==> flow/design.v <==
module conv1_buf #(
    parameter WIDTH     = 28,
    parameter HEIGHT    = 28,
    parameter DATA_BITS = 8
)(
    input                        clk,
    input                        rst_n,
    input                        valid_in,
    input  signed [DATA_BITS-1:0] data_in,
    output wire signed [DATA_BITS-1:0] data_out_0,  data_out_1,  data_out_2,  data_out_3,  data_out_4,
    output wire signed [DATA_BITS-1:0] data_out_5,  data_out_6,  data_out_7,  data_out_8,  data_out_9,
    output wire signed [DATA_BITS-1:0] data_out_10, data_out_11, data_out_12, data_out_13, data_out_14,
    output wire signed [DATA_BITS-1:0] data_out_15, data_out_16, data_out_17, data_out_18, data_out_19,
    output wire signed [DATA_BITS-1:0] data_out_20, data_out_21, data_out_22, data_out_23, data_out_24,
    output reg                   valid_out_buf
);
    reg [DATA_BITS-1:0] line1_regs [0:WIDTH-1];
    reg [DATA_BITS-1:0] line2_regs [0:WIDTH-1];
    reg [DATA_BITS-1:0] line3_regs [0:WIDTH-1];
    reg [DATA_BITS-1:0] line4_regs [0:WIDTH-1];
    reg [DATA_BITS-1:0] s0[0:4], s1[0:4], s2[0:4], s3[0:4], s4[0:4];
    reg [$clog2(WIDTH)-1:0]  col_cnt;
    reg [$clog2(HEIGHT)-1:0] row_cnt;
    integer i;
    always @(posedge clk) begin
        if (!rst_n) begin
            col_cnt <= 0;
            row_cnt <= 0;
            valid_out_buf <= 0; 
            for (i = 0; i < 5; i = i + 1) begin
                s0[i] <= 0; s1[i] <= 0; s2[i] <= 0; s3[i] <= 0; s4[i] <= 0;
            end
        end else if (valid_in) begin
            line4_regs[col_cnt] <= line3_regs[col_cnt];
            line3_regs[col_cnt] <= line2_regs[col_cnt];
            line2_regs[col_cnt] <= line1_regs[col_cnt];
            line1_regs[col_cnt] <= data_in;
            s4[0] <= line4_regs[col_cnt]; s4[1] <= s4[0]; s4[2] <= s4[1]; s4[3] <= s4[2]; s4[4] <= s4[3];
            s3[0] <= line3_regs[col_cnt]; s3[1] <= s3[0]; s3[2] <= s3[1]; s3[3] <= s3[2]; s3[4] <= s3[3];
            s2[0] <= line2_regs[col_cnt]; s2[1] <= s2[0]; s2[2] <= s2[1]; s2[3] <= s2[2]; s2[4] <= s2[3];
            s1[0] <= line1_regs[col_cnt]; s1[1] <= s1[0]; s1[2] <= s1[1]; s1[3] <= s1[2]; s1[4] <= s1[3];
            s0[0] <= data_in;             s0[1] <= s0[0]; s0[2] <= s0[1]; s0[3] <= s0[2]; s0[4] <= s0[3];
            if (col_cnt == WIDTH - 1) begin
                col_cnt <= 0;
                if (row_cnt == HEIGHT - 1) row_cnt <= 0;
                else row_cnt <= row_cnt + 1;
            end else begin
                col_cnt <= col_cnt + 1;
            end
            valid_out_buf <= (row_cnt >= 4) && (col_cnt >= 4 && col_cnt <= 27);
        end else begin
            valid_out_buf <= 1'b0;
        end
    end
    assign {data_out_0,  data_out_1,  data_out_2,  data_out_3,  data_out_4}  = {s4[4],s4[3],s4[2],s4[1],s4[0]};
    assign {data_out_5,  data_out_6,  data_out_7,  data_out_8,  data_out_9}  = {s3[4],s3[3],s3[2],s3[1],s3[0]};
    assign {data_out_10, data_out_11, data_out_12, data_out_13, data_out_14} = {s2[4],s2[3],s2[2],s2[1],s2[0]};
    assign {data_out_15, data_out_16, data_out_17, data_out_18, data_out_19} = {s1[4],s1[3],s1[2],s1[1],s1[0]};
    assign {data_out_20, data_out_21, data_out_22, data_out_23, data_out_24} = {s0[4],s0[3],s0[2],s0[1],s0[0]};
endmodule
module conv1_calc (
    input                       clk,
    input                       rst_n,
    input                       valid_out_buf,
    input    signed   [7:0]           data_out_0, data_out_1, data_out_2, data_out_3, data_out_4,
                                data_out_5, data_out_6, data_out_7, data_out_8, data_out_9,
                                data_out_10, data_out_11, data_out_12, data_out_13, data_out_14,
                                data_out_15, data_out_16, data_out_17, data_out_18, data_out_19,
                                data_out_20, data_out_21, data_out_22, data_out_23, data_out_24,
    output reg  signed [11:0]          conv_out_1, conv_out_2, conv_out_3,
    output reg                  valid_out_calc
);
    localparam P_STAGES = 7;  
       wire signed [7:0] b1 = 8'sh88;
       wire signed [7:0] b2 = 8'sh00;
       wire signed [7:0] b3 = 8'sh00;
    function signed [7:0] get_w1(input [4:0] addr);
        case(addr)
            5'd00: get_w1 = 8'sh00; 5'd01: get_w1 = 8'shcd; 5'd02: get_w1 = 8'shf9; 5'd03: get_w1 = 8'shef; 5'd04: get_w1 = 8'sh07; 
            5'd05: get_w1 = 8'sh43; 5'd06: get_w1 = 8'shef; 5'd07: get_w1 = 8'shdd; 5'd08: get_w1 = 8'shee; 5'd09: get_w1 = 8'sh13; 
            5'd10: get_w1 = 8'sh31; 5'd11: get_w1 = 8'sh38; 5'd12: get_w1 = 8'sh34; 5'd13: get_w1 = 8'sh19; 5'd14: get_w1 = 8'shfe; 
            5'd15: get_w1 = 8'sh11; 5'd16: get_w1 = 8'sh0c; 5'd17: get_w1 = 8'shfe; 5'd18: get_w1 = 8'shc8; 5'd19: get_w1 = 8'shb3; 
            5'd20: get_w1 = 8'shf0; 5'd21: get_w1 = 8'she1; 5'd22: get_w1 = 8'sh10; 5'd23: get_w1 = 8'sh3c; 5'd24: get_w1 = 8'sh7f; 
            default: get_w1 = 8'sh00;
        endcase
    endfunction
    function signed [7:0] get_w2(input [4:0] addr);
        case(addr)
            5'd00: get_w2 = 8'sh1e; 5'd01: get_w2 = 8'sh26; 5'd02: get_w2 = 8'sh24; 5'd03: get_w2 = 8'sh2e; 5'd04: get_w2 = 8'she6; 
            5'd05: get_w2 = 8'sh1b; 5'd06: get_w2 = 8'she2; 5'd07: get_w2 = 8'sh01; 5'd08: get_w2 = 8'sh21; 5'd09: get_w2 = 8'sh01; 
            5'd10: get_w2 = 8'sh2b; 5'd11: get_w2 = 8'shff; 5'd12: get_w2 = 8'sh15; 5'd13: get_w2 = 8'sh04; 5'd14: get_w2 = 8'sh0d; 
            5'd15: get_w2 = 8'sh0f; 5'd16: get_w2 = 8'she5; 5'd17: get_w2 = 8'she9; 5'd18: get_w2 = 8'shde; 5'd19: get_w2 = 8'sh2d; 
            5'd20: get_w2 = 8'shef; 5'd21: get_w2 = 8'shf2; 5'd22: get_w2 = 8'sh00; 5'd23: get_w2 = 8'sh13; 5'd24: get_w2 = 8'sh19; 
            default: get_w2 = 8'sh00;
        endcase
    endfunction
    function signed [7:0] get_w3(input [4:0] addr);
        case(addr)
            5'd00: get_w3 = 8'sh1f; 5'd01: get_w3 = 8'sh2f; 5'd02: get_w3 = 8'sh1e; 5'd03: get_w3 = 8'sh19; 5'd04: get_w3 = 8'sh17; 
            5'd05: get_w3 = 8'sh08; 5'd06: get_w3 = 8'sh03; 5'd07: get_w3 = 8'shfa; 5'd08: get_w3 = 8'sh0e; 5'd09: get_w3 = 8'sh28; 
            5'd10: get_w3 = 8'shbb; 5'd11: get_w3 = 8'sh35; 5'd12: get_w3 = 8'sh3f; 5'd13: get_w3 = 8'sh36; 5'd14: get_w3 = 8'sh05; 
            5'd15: get_w3 = 8'shc6; 5'd16: get_w3 = 8'shd5; 5'd17: get_w3 = 8'sh04; 5'd18: get_w3 = 8'shfb; 5'd19: get_w3 = 8'shea; 
            5'd20: get_w3 = 8'sh85; 5'd21: get_w3 = 8'sh80; 5'd22: get_w3 = 8'sh80; 5'd23: get_w3 = 8'sh80; 5'd24: get_w3 = 8'sh80; 
            default: get_w3 = 8'sh00;
        endcase
    endfunction
    reg [7:0] p_s0 [0:24]; 
    reg signed [15:0] product1_s1[0:24], product2_s1[0:24], product3_s1[0:24];
    reg signed [17:0] sum1_s2[0:12], sum2_s2[0:12], sum3_s2[0:12];
    reg signed [17:0] sum1_s3[0:6],  sum2_s3[0:6],  sum3_s3[0:6];
    reg signed [17:0] sum1_s4[0:3],  sum2_s4[0:3],  sum3_s4[0:3];
    reg signed [17:0] sum1_s5[0:1],  sum2_s5[0:1],  sum3_s5[0:1];
    reg signed [18:0] sum1_s6, sum2_s6, sum3_s6;
    reg [P_STAGES-1:0] valid_pipe;
    integer i;  
    always @(posedge clk) begin
        if (!rst_n) begin
            valid_pipe <= 0;
            valid_out_calc <= 0;
            conv_out_1 <= 0;
            conv_out_2 <= 0;
            conv_out_3 <= 0;
            for (i=0; i<25; i=i+1) begin p_s0[i] <= 0; product1_s1[i] <= 0; product2_s1[i] <= 0; product3_s1[i] <= 0; end
            for (i=0; i<13; i=i+1) begin sum1_s2[i] <= 0; sum2_s2[i] <= 0; sum3_s2[i] <= 0; end
            for (i=0; i<7; i=i+1)  begin sum1_s3[i] <= 0; sum2_s3[i] <= 0; sum3_s3[i] <= 0; end
            for (i=0; i<4; i=i+1)  begin sum1_s4[i] <= 0; sum2_s4[i] <= 0; sum3_s4[i] <= 0; end
            for (i=0; i<2; i=i+1)  begin sum1_s5[i] <= 0; sum2_s5[i] <= 0; sum3_s5[i] <= 0; end
            sum1_s6 <= 0; sum2_s6 <= 0; sum3_s6 <= 0;
        end else begin
            valid_pipe <= {valid_pipe[P_STAGES-2:0], valid_out_buf};
            valid_out_calc <= valid_pipe[P_STAGES-1];
            if (valid_out_buf) begin
                p_s0[0] <= data_out_0; p_s0[1] <= data_out_1; p_s0[2] <= data_out_2; p_s0[3] <= data_out_3; p_s0[4] <= data_out_4;
                p_s0[5] <= data_out_5; p_s0[6] <= data_out_6; p_s0[7] <= data_out_7; p_s0[8] <= data_out_8; p_s0[9] <= data_out_9;
                p_s0[10] <= data_out_10; p_s0[11] <= data_out_11; p_s0[12] <= data_out_12; p_s0[13] <= data_out_13; p_s0[14] <= data_out_14;
                p_s0[15] <= data_out_15; p_s0[16] <= data_out_16; p_s0[17] <= data_out_17; p_s0[18] <= data_out_18; p_s0[19] <= data_out_19;
                p_s0[20] <= data_out_20; p_s0[21] <= data_out_21; p_s0[22] <= data_out_22; p_s0[23] <= data_out_23; p_s0[24] <= data_out_24;
            end
            for (i = 0; i < 25; i = i + 1) begin
                product1_s1[i] <= $signed(p_s0[i]) * get_w1(i);
                product2_s1[i] <= $signed(p_s0[i]) * get_w2(i);
                product3_s1[i] <= $signed(p_s0[i]) * get_w3(i);
            end
            for (i = 0; i < 12; i = i + 1) begin
                sum1_s2[i] <= product1_s1[2*i] + product1_s1[2*i+1];
                sum2_s2[i] <= product2_s1[2*i] + product2_s1[2*i+1];
                sum3_s2[i] <= product3_s1[2*i] + product3_s1[2*i+1];
            end
            sum1_s2[12] <= product1_s1[24]; sum2_s2[12] <= product2_s1[24]; sum3_s2[12] <= product3_s1[24];
            for (i = 0; i < 6; i = i + 1) begin
                sum1_s3[i] <= sum1_s2[2*i] + sum1_s2[2*i+1];
                sum2_s3[i] <= sum2_s2[2*i] + sum2_s2[2*i+1];
                sum3_s3[i] <= sum3_s2[2*i] + sum3_s2[2*i+1];
            end
            sum1_s3[6] <= sum1_s2[12]; sum2_s3[6] <= sum2_s2[12]; sum3_s3[6] <= sum3_s2[12];
            sum1_s4[0] <= sum1_s3[0] + sum1_s3[1]; sum1_s4[1] <= sum1_s3[2] + sum1_s3[3]; sum1_s4[2] <= sum1_s3[4] + sum1_s3[5]; sum1_s4[3] <= sum1_s3[6];
            sum2_s4[0] <= sum2_s3[0] + sum2_s3[1]; sum2_s4[1] <= sum2_s3[2] + sum2_s3[3]; sum2_s4[2] <= sum2_s3[4] + sum2_s3[5]; sum2_s4[3] <= sum2_s3[6];
            sum3_s4[0] <= sum3_s3[0] + sum3_s3[1]; sum3_s4[1] <= sum3_s3[2] + sum3_s3[3]; sum3_s4[2] <= sum3_s3[4] + sum3_s3[5]; sum3_s4[3] <= sum3_s3[6];
            sum1_s5[0] <= sum1_s4[0] + sum1_s4[1]; sum1_s5[1] <= sum1_s4[2] + sum1_s4[3];
            sum2_s5[0] <= sum2_s4[0] + sum2_s4[1]; sum2_s5[1] <= sum2_s4[2] + sum2_s4[3];
            sum3_s5[0] <= sum3_s4[0] + sum3_s4[1]; sum3_s5[1] <= sum3_s4[2] + sum3_s4[3];
            sum1_s6 <= sum1_s5[0] + sum1_s5[1];
            sum2_s6 <= sum2_s5[0] + sum2_s5[1];
            sum3_s6 <= sum3_s5[0] + sum3_s5[1];
            if (valid_pipe[P_STAGES-1]) begin
                conv_out_1 <= ($signed(sum1_s6) >>> 7) + b1;
                conv_out_2 <= ($signed(sum2_s6) >>> 7) + b2;
                conv_out_3 <= ($signed(sum3_s6) >>> 7) + b3;
            end 
        end
    end
endmodule
 module conv1_layer (
   input clk,
   input rst_n,
   input valid_in,
   input signed [7:0] data_in,
   output signed [11:0] conv_out_1, conv_out_2, conv_out_3,
   output valid_out_conv
 );
 wire signed [7:0] data_out_0, data_out_1, data_out_2, data_out_3, data_out_4,
  data_out_5, data_out_6, data_out_7, data_out_8, data_out_9,
  data_out_10, data_out_11, data_out_12, data_out_13, data_out_14,
  data_out_15, data_out_16, data_out_17, data_out_18, data_out_19,
  data_out_20, data_out_21, data_out_22, data_out_23, data_out_24;
 wire valid_out_buf;
 conv1_buf #(.WIDTH(28), .HEIGHT(28), .DATA_BITS(8)) conv1_buf(
   .clk(clk),
   .rst_n(rst_n),
   .valid_in(valid_in),
   .data_in(data_in),
   .data_out_0(data_out_0),
   .data_out_1(data_out_1),
   .data_out_2(data_out_2),
   .data_out_3(data_out_3),
   .data_out_4(data_out_4),
   .data_out_5(data_out_5),
   .data_out_6(data_out_6),
   .data_out_7(data_out_7),
   .data_out_8(data_out_8),
   .data_out_9(data_out_9),
   .data_out_10(data_out_10),
   .data_out_11(data_out_11),
   .data_out_12(data_out_12),
   .data_out_13(data_out_13),
   .data_out_14(data_out_14),
   .data_out_15(data_out_15),
   .data_out_16(data_out_16),
   .data_out_17(data_out_17),
   .data_out_18(data_out_18),
   .data_out_19(data_out_19),
   .data_out_20(data_out_20),
   .data_out_21(data_out_21),
   .data_out_22(data_out_22),
   .data_out_23(data_out_23),
   .data_out_24(data_out_24),
   .valid_out_buf(valid_out_buf)
 );
 conv1_calc conv1_calc(
   .clk(clk),
   .rst_n(rst_n),
   .valid_out_buf(valid_out_buf),
   .data_out_0(data_out_0),
   .data_out_1(data_out_1),
   .data_out_2(data_out_2),
   .data_out_3(data_out_3),
   .data_out_4(data_out_4),
   .data_out_5(data_out_5),
   .data_out_6(data_out_6),
   .data_out_7(data_out_7),
   .data_out_8(data_out_8),
   .data_out_9(data_out_9),
   .data_out_10(data_out_10),
   .data_out_11(data_out_11),
   .data_out_12(data_out_12),
   .data_out_13(data_out_13),
   .data_out_14(data_out_14),
   .data_out_15(data_out_15),
   .data_out_16(data_out_16),
   .data_out_17(data_out_17),
   .data_out_18(data_out_18),
   .data_out_19(data_out_19),
   .data_out_20(data_out_20),
   .data_out_21(data_out_21),
   .data_out_22(data_out_22),
   .data_out_23(data_out_23),
   .data_out_24(data_out_24),
   .conv_out_1(conv_out_1),
   .conv_out_2(conv_out_2),
   .conv_out_3(conv_out_3),
   .valid_out_calc(valid_out_conv)
 );
 endmodule
# Step by step through the tools: conv1_layer
# Tool output for the design above, in the order of the flow.
# Line numbers count from 1 in the design file above.
design:
  design: "conv1_layer"
  clk_port: "clk"
  library: "sky130hd"
  corner: "tt_025C_1v80"

# Word level
# Yosys after proc, flatten, opt, wreduce and memory -nomap, before mapping. Print and check cells are not counted.
# Yosys's memory passes give these memory sizes; they may raise the number of words (mostly to a power of two), join words into wider ones and drop unused or constant bits.
bits:
  mem_bits_rw: 896
  regBits: 2906
  n_memories: 4
  output_inout_bits: 37
  elab_cells: 385
  clocked_rd_ports_x_width: 32
classes:
  reduce_logical: 5
  n_mux: 20
  n_cmp: 3
  addsub: 81
  equal: 2
  mul: 59
mem_list:
  columns: ["name", "size", "word_bits", "rd", "wr", "line_no", "source"]
  rows:
  - ["conv1_buf.line1_regs", 28, 8, 1, 1, 17, "reg [DATA_BITS-1:0] line1_regs [0:WIDTH-1];"]
  - ["conv1_buf.line2_regs", 28, 8, 1, 1, 18, "reg [DATA_BITS-1:0] line2_regs [0:WIDTH-1];"]
  - ["conv1_buf.line3_regs", 28, 8, 1, 1, 19, "reg [DATA_BITS-1:0] line3_regs [0:WIDTH-1];"]
  - ["conv1_buf.line4_regs", 28, 8, 1, 1, 20, "reg [DATA_BITS-1:0] line4_regs [0:WIDTH-1];"]
op_table:
  columns: ["operator", "n"]
  rows:
  - ["multiplier 8 x 6 -> 14 bit with constant B", 21]
  - ["multiplier 8 x 7 -> 15 bit with constant B", 10]
  - ["multiplier 8 x 5 -> 13 bit with constant B", 11]
  - ["multiplier 8 x 8 -> 16 bit with constant B", 5]
  - ["adder 18 bit", 28]
  - ["adder 16 x 16 -> 17 bit", 28]
  - ["multiplier 8 x 4 -> 12 bit with constant B", 9]
  - ["multiplier 8 x 3 -> 11 bit with constant B", 3]
  - ["2-to-1 mux 8 bit", 8]
  - ["adder 18 x 18 -> 19 bit", 3]
  - ["2-to-1 mux 5 bit", 10]
  - ["adder 18 x 14 -> 18 bit", 2]
  - ["adder 18 x 16 -> 18 bit", 2]
  - ["negation 8 -> 9 bit", 4]
  - ["adder 16 x 10 -> 17 bit", 2]
  - ["adder 16 x 8 -> 17 bit", 2]
  - ["negation 8 -> 15 bit", 2]
  - ["adder 15 x 18 -> 18 bit", 1]
  - ["adder 12 x 16 -> 17 bit", 1]
  - ["adder 16 x 11 -> 17 bit", 1]
  - ["negation 8 -> 16 bit", 1]
  - ["adder 12 x 8 -> 12 bit with constant B", 1]
  - ["negation 8 -> 12 bit", 1]
  - ["adder 5 x 1 -> 5 bit with constant B", 2]
  - [">= comparator 5 x 3 -> 1 bit with constant B", 2]
  - ["equality test 5 bit with constant B", 2]
  - ["<= comparator 5 bit with constant B", 1]
  - ["AND reduction 2 bit", 2]
# Not listed: further kinds 3, cells in them 5.

# Logic depth
# Depth = most cells in a row (Yosys ltp): at word level without a register or memory, in the mapped netlist without a sequential cell, where the memories' decode and read muxes count.
depth:
  ltp_word: 4
  ABC_AREA: 1
  depth_mapped: 19
  ltp_nobuf: 19

# After synthesis
# Yosys stat after the flow's synthesis: flattened, memories mapped to cells. It holds for the ABC_AREA given above (unset counts as 0); a run with the other value may have another netlist.
# Totals and module areas in this step are rounded.
synth_totals:
  flip_flops: 3536
  n_buf: 587
  mapped_cells: 26333
  yosys_area_mm2: 0.208
types:
  columns: ["cell_type", "n"]
  rows:
  - ["sky130_fd_sc_hd__dfxtp_1", 2640]
  - ["sky130_fd_sc_hd__ha_1", 2361]
  - ["sky130_fd_sc_hd__edfxtp_1", 896]
  - ["sky130_fd_sc_hd__nand2_1", 5195]
  - ["sky130_fd_sc_hd__inv_1", 3801]
  - ["sky130_fd_sc_hd__a21oi_1", 2511]
  - ["sky130_fd_sc_hd__fa_1", 593]
  - ["sky130_fd_sc_hd__nor2_1", 2846]
  - ["sky130_fd_sc_hd__o21ai_0", 1888]
  - ["sky130_fd_sc_hd__nand3_1", 1548]
  - ["sky130_fd_sc_hd__a21o_1", 215]
  - ["sky130_fd_sc_hd__clkbuf_1", 318]
  - ["sky130_fd_sc_hd__nor3_1", 211]
  - ["sky130_fd_sc_hd__xor2_1", 120]
  - ["sky130_fd_sc_hd__nand4_1", 149]
  - ["sky130_fd_sc_hd__o22ai_1", 147]
  - ["sky130_fd_sc_hd__o21bai_1", 121]
  - ["sky130_fd_sc_hd__xnor2_1", 101]
# Not listed: further types 33, cells in them 672.

# Worst setup path after synthesis
# Path of least setup slack by OpenSTA after synthesis, without wires, with an ideal clock, recovery checks aside; 20% of the period is set as input and as output delay. Where synthesis merged equal registers, the netlist keeps one of their names.
synth_path:
  path_type: "reg-to-reg"
  from: "reg conv1_calc.p_s0[24][7]"
  to: "reg (no name shown)"
  path_slack_ns: 0.596
  path_stages: 17
  arrival_time_ns: 4.283
  setup_ns: 0.121
  n_path_buf: 0
  launch_ns: 0.000
  clock_period_ns: 5.0
  delay_ns: 4.404
  period_less_setup_slack_ns: 4.404
# "delay_ns" = arrival - input delay + setup time.
# "path_stages": output pins that drive a net of the path, with the launching flip-flop's if there is one; two outputs of one cell count as two.
# "period_less_setup_slack_ns" = period - worst setup slack (recovery checks aside). The figure is calculated, with input and output delays left at 20% of the set period.
# Between the ends stands the longest chain of elaborated cells between them, by number of cells; it is not shown to be the way that was timed. Of several equally long chains one is given.
# A line is the first line of the expression or statement that the cell stems from. Yosys adds cells for indexed reads and writes and turns some case tables into memories.
synth_between:
  path_cell_list: "sky130_fd_sc_hd__dfxtp_1 -> sky130_fd_sc_hd__clkinv_1 -> sky130_fd_sc_hd__ha_1 -> sky130_fd_sc_hd__xnor2_1 -> sky130_fd_sc_hd__fa_1 -> sky130_fd_sc_hd__inv_1 -> sky130_fd_sc_hd__fa_1 -> sky130_fd_sc_hd__inv_1 -> sky130_fd_sc_hd__fa_1 -> sky130_fd_sc_hd__inv_1 -> sky130_fd_sc_hd__ha_1 -> sky130_fd_sc_hd__a21oi_1 -> sky130_fd_sc_hd__nor2_1 -> sky130_fd_sc_hd__nor2_1 -> sky130_fd_sc_hd__nand3_1 -> sky130_fd_sc_hd__o21ai_0 -> sky130_fd_sc_hd__a21oi_1"
  elab_chain_len: 1
  cone_cells: 1
  classes_between: "1 x mul"
synth_lines:
  columns: ["item", "line_no", "source"]
  rows:
  - ["from (decl)", 107, "reg [7:0] p_s0 [0:24];"]
  - ["from (assign)", 123, null]
  - ["from (assign)", 137, "p_s0[20] <= data_out_20; p_s0[21] <= data_out_21; p_s0[22] <= data_out_22; p_s0[23] <= data_out_23; p_s0[24] < ..."]
  - ["multiplier 8 x 8 -> 16 bit", 140, null]
  - ["to (assign)", 123, null]
  - ["to (assign)", 140, null]
  - ["to (decl)", 108, null]

# Worst path after layout
# From the final timing report of run 1: the path of least setup slack in the routed layout; clock arrival at registers is part of the times.
layout_path:
  path_type: "reg-to-reg"
  from: "reg conv1_calc.p_s0[24][5]"
  to: "reg (no name shown)"
  clock_period_ns: 4.97
  path_stages: 17
  n_path_buf: 0
  setup_ns: 0.06
  launch_ns: 0.96
  path_slack_ns: 0.62
  arrival_time_ns: 5.24
# Between the ends stands the longest chain of elaborated cells between them, by number of cells; it is not shown to be the way that was timed. Of several equally long chains one is given.
layout_between:
  path_cell_list: "sky130_fd_sc_hd__dfxtp_1 -> sky130_fd_sc_hd__inv_1 -> sky130_fd_sc_hd__ha_1 -> sky130_fd_sc_hd__inv_1 -> sky130_fd_sc_hd__fa_1 -> sky130_fd_sc_hd__inv_1 -> sky130_fd_sc_hd__fa_1 -> sky130_fd_sc_hd__inv_1 -> sky130_fd_sc_hd__fa_1 -> sky130_fd_sc_hd__inv_1 -> sky130_fd_sc_hd__ha_1 -> sky130_fd_sc_hd__nand2_1 -> sky130_fd_sc_hd__nor3_1 -> sky130_fd_sc_hd__nand3_1 -> sky130_fd_sc_hd__nand3_1 -> sky130_fd_sc_hd__o21ai_0 -> sky130_fd_sc_hd__a21oi_1"
  elab_chain_len: 1
  cone_cells: 1
  classes_between: "1 x mul"
layout_lines:
  columns: ["item", "line_no", "source"]
  rows:
  - ["from (decl)", 107, "reg [7:0] p_s0 [0:24];"]
  - ["from (assign)", 123, null]
  - ["from (assign)", 137, "p_s0[20] <= data_out_20; p_s0[21] <= data_out_21; p_s0[22] <= data_out_22; p_s0[23] <= data_out_23; p_s0[24] < ..."]
  - ["multiplier 8 x 8 -> 16 bit", 140, null]
  - ["to (assign)", 123, null]
  - ["to (assign)", 140, null]
  - ["to (decl)", 108, null]

Ticket comment

Flow measurements of conv1_layer on sky130hd: 2 stored runs with different settings, listed in no order. Input and output delays are each 20% of the period that was set; the output load is 0.01 pF.
"achieved_period_ns" means the clock period less the worst setup slack. The figure is calculated, with input and output delays left at 20% of the set period.
"worstPathTime_ns": the worst setup path's part of the clock period (all of it between registers, 20% less for each end at a port) less its slack. A launch clock that arrives late makes it longer, a capture clock that arrives late makes it shorter.
Measured values are rounded.

--- run 1 ---
==> flow/run.sh <==
#!/bin/bash
# the make line also repeats the synthesis and layout settings of config.mk as NAME=value (left out here)
make -C /OpenROAD-flow-scripts/flow DESIGN_CONFIG=/design/flow/config.mk WORK_HOME=/design/flow/orfs CLKGATE_MAP_FILE= finish
==> flow/config.mk <==
export PLATFORM = sky130hd
export DESIGN_NAME = conv1_layer
export DESIGN_NICKNAME = conv1_layer
export VERILOG_FILES = /design/flow/design.v
export SDC_FILE = /design/flow/constraint.sdc
export NUM_CORES = 4
export LEC_CHECK = 0
export ABC_AREA = 1
export CAP_MARGIN = 5
export CORE_MARGIN = 6
export CORE_UTILIZATION = 59
export CTS_CLUSTER_DIAMETER = 385
export HOLD_SLACK_MARGIN = 0.06
export MAX_ROUTING_LAYER = met4
export MIN_ROUTING_LAYER = met1
export PLACE_DENSITY = 0.81
export SLEW_MARGIN = 35
==> flow/constraint.sdc <==
create_clock -name core_clock -period 4.97 [get_ports {clk}]
set_input_delay 0.9940 -clock core_clock [delete_from_list [all_inputs] [get_ports {clk}]]
set_output_delay 0.9940 -clock core_clock [all_outputs]
set_load 0.01 [all_outputs]

==> results, as YAML <==
results:
  die_footprint_mm2: 0.367
  worstPathTime_ns: 4.35
  timing.worst_path_kind: "reg-to-reg"
  ws_setup_ns: 0.621
  achieved_period_ns: 4.349
  synth_chip_area_mm2: 0.208
  post_route_util_pct: 64.7

--- run 2 ---
==> flow/run.sh <==
#!/bin/bash
# the make line also repeats the synthesis and layout settings of config.mk as NAME=value (left out here)
make -C /OpenROAD-flow-scripts/flow DESIGN_CONFIG=/design/flow/config.mk WORK_HOME=/design/flow/orfs CLKGATE_MAP_FILE= finish
==> flow/config.mk <==
export PLATFORM = sky130hd
export DESIGN_NAME = conv1_layer
export DESIGN_NICKNAME = conv1_layer
export VERILOG_FILES = /design/flow/design.v
export SDC_FILE = /design/flow/constraint.sdc
export NUM_CORES = 4
export LEC_CHECK = 0
export CAP_MARGIN = 20
export CORE_MARGIN = 2
export CORE_UTILIZATION = 40
export SETUP_SLACK_MARGIN = 0.8
export SLEW_MARGIN = 20
==> flow/constraint.sdc <==
create_clock -name core_clock -period 4.61 [get_ports {clk}]
set_input_delay 0.9220 -clock core_clock [delete_from_list [all_inputs] [get_ports {clk}]]
set_output_delay 0.9220 -clock core_clock [all_outputs]
set_load 0.01 [all_outputs]

==> results, as YAML <==
results:
  die_footprint_mm2: 0.485
  worstPathTime_ns: 4.01
  timing.worst_path_kind: "reg-to-reg"
  ws_setup_ns: 0.603
  achieved_period_ns: 4.007
  synth_chip_area_mm2: 0.192
  post_route_util_pct: 45.6
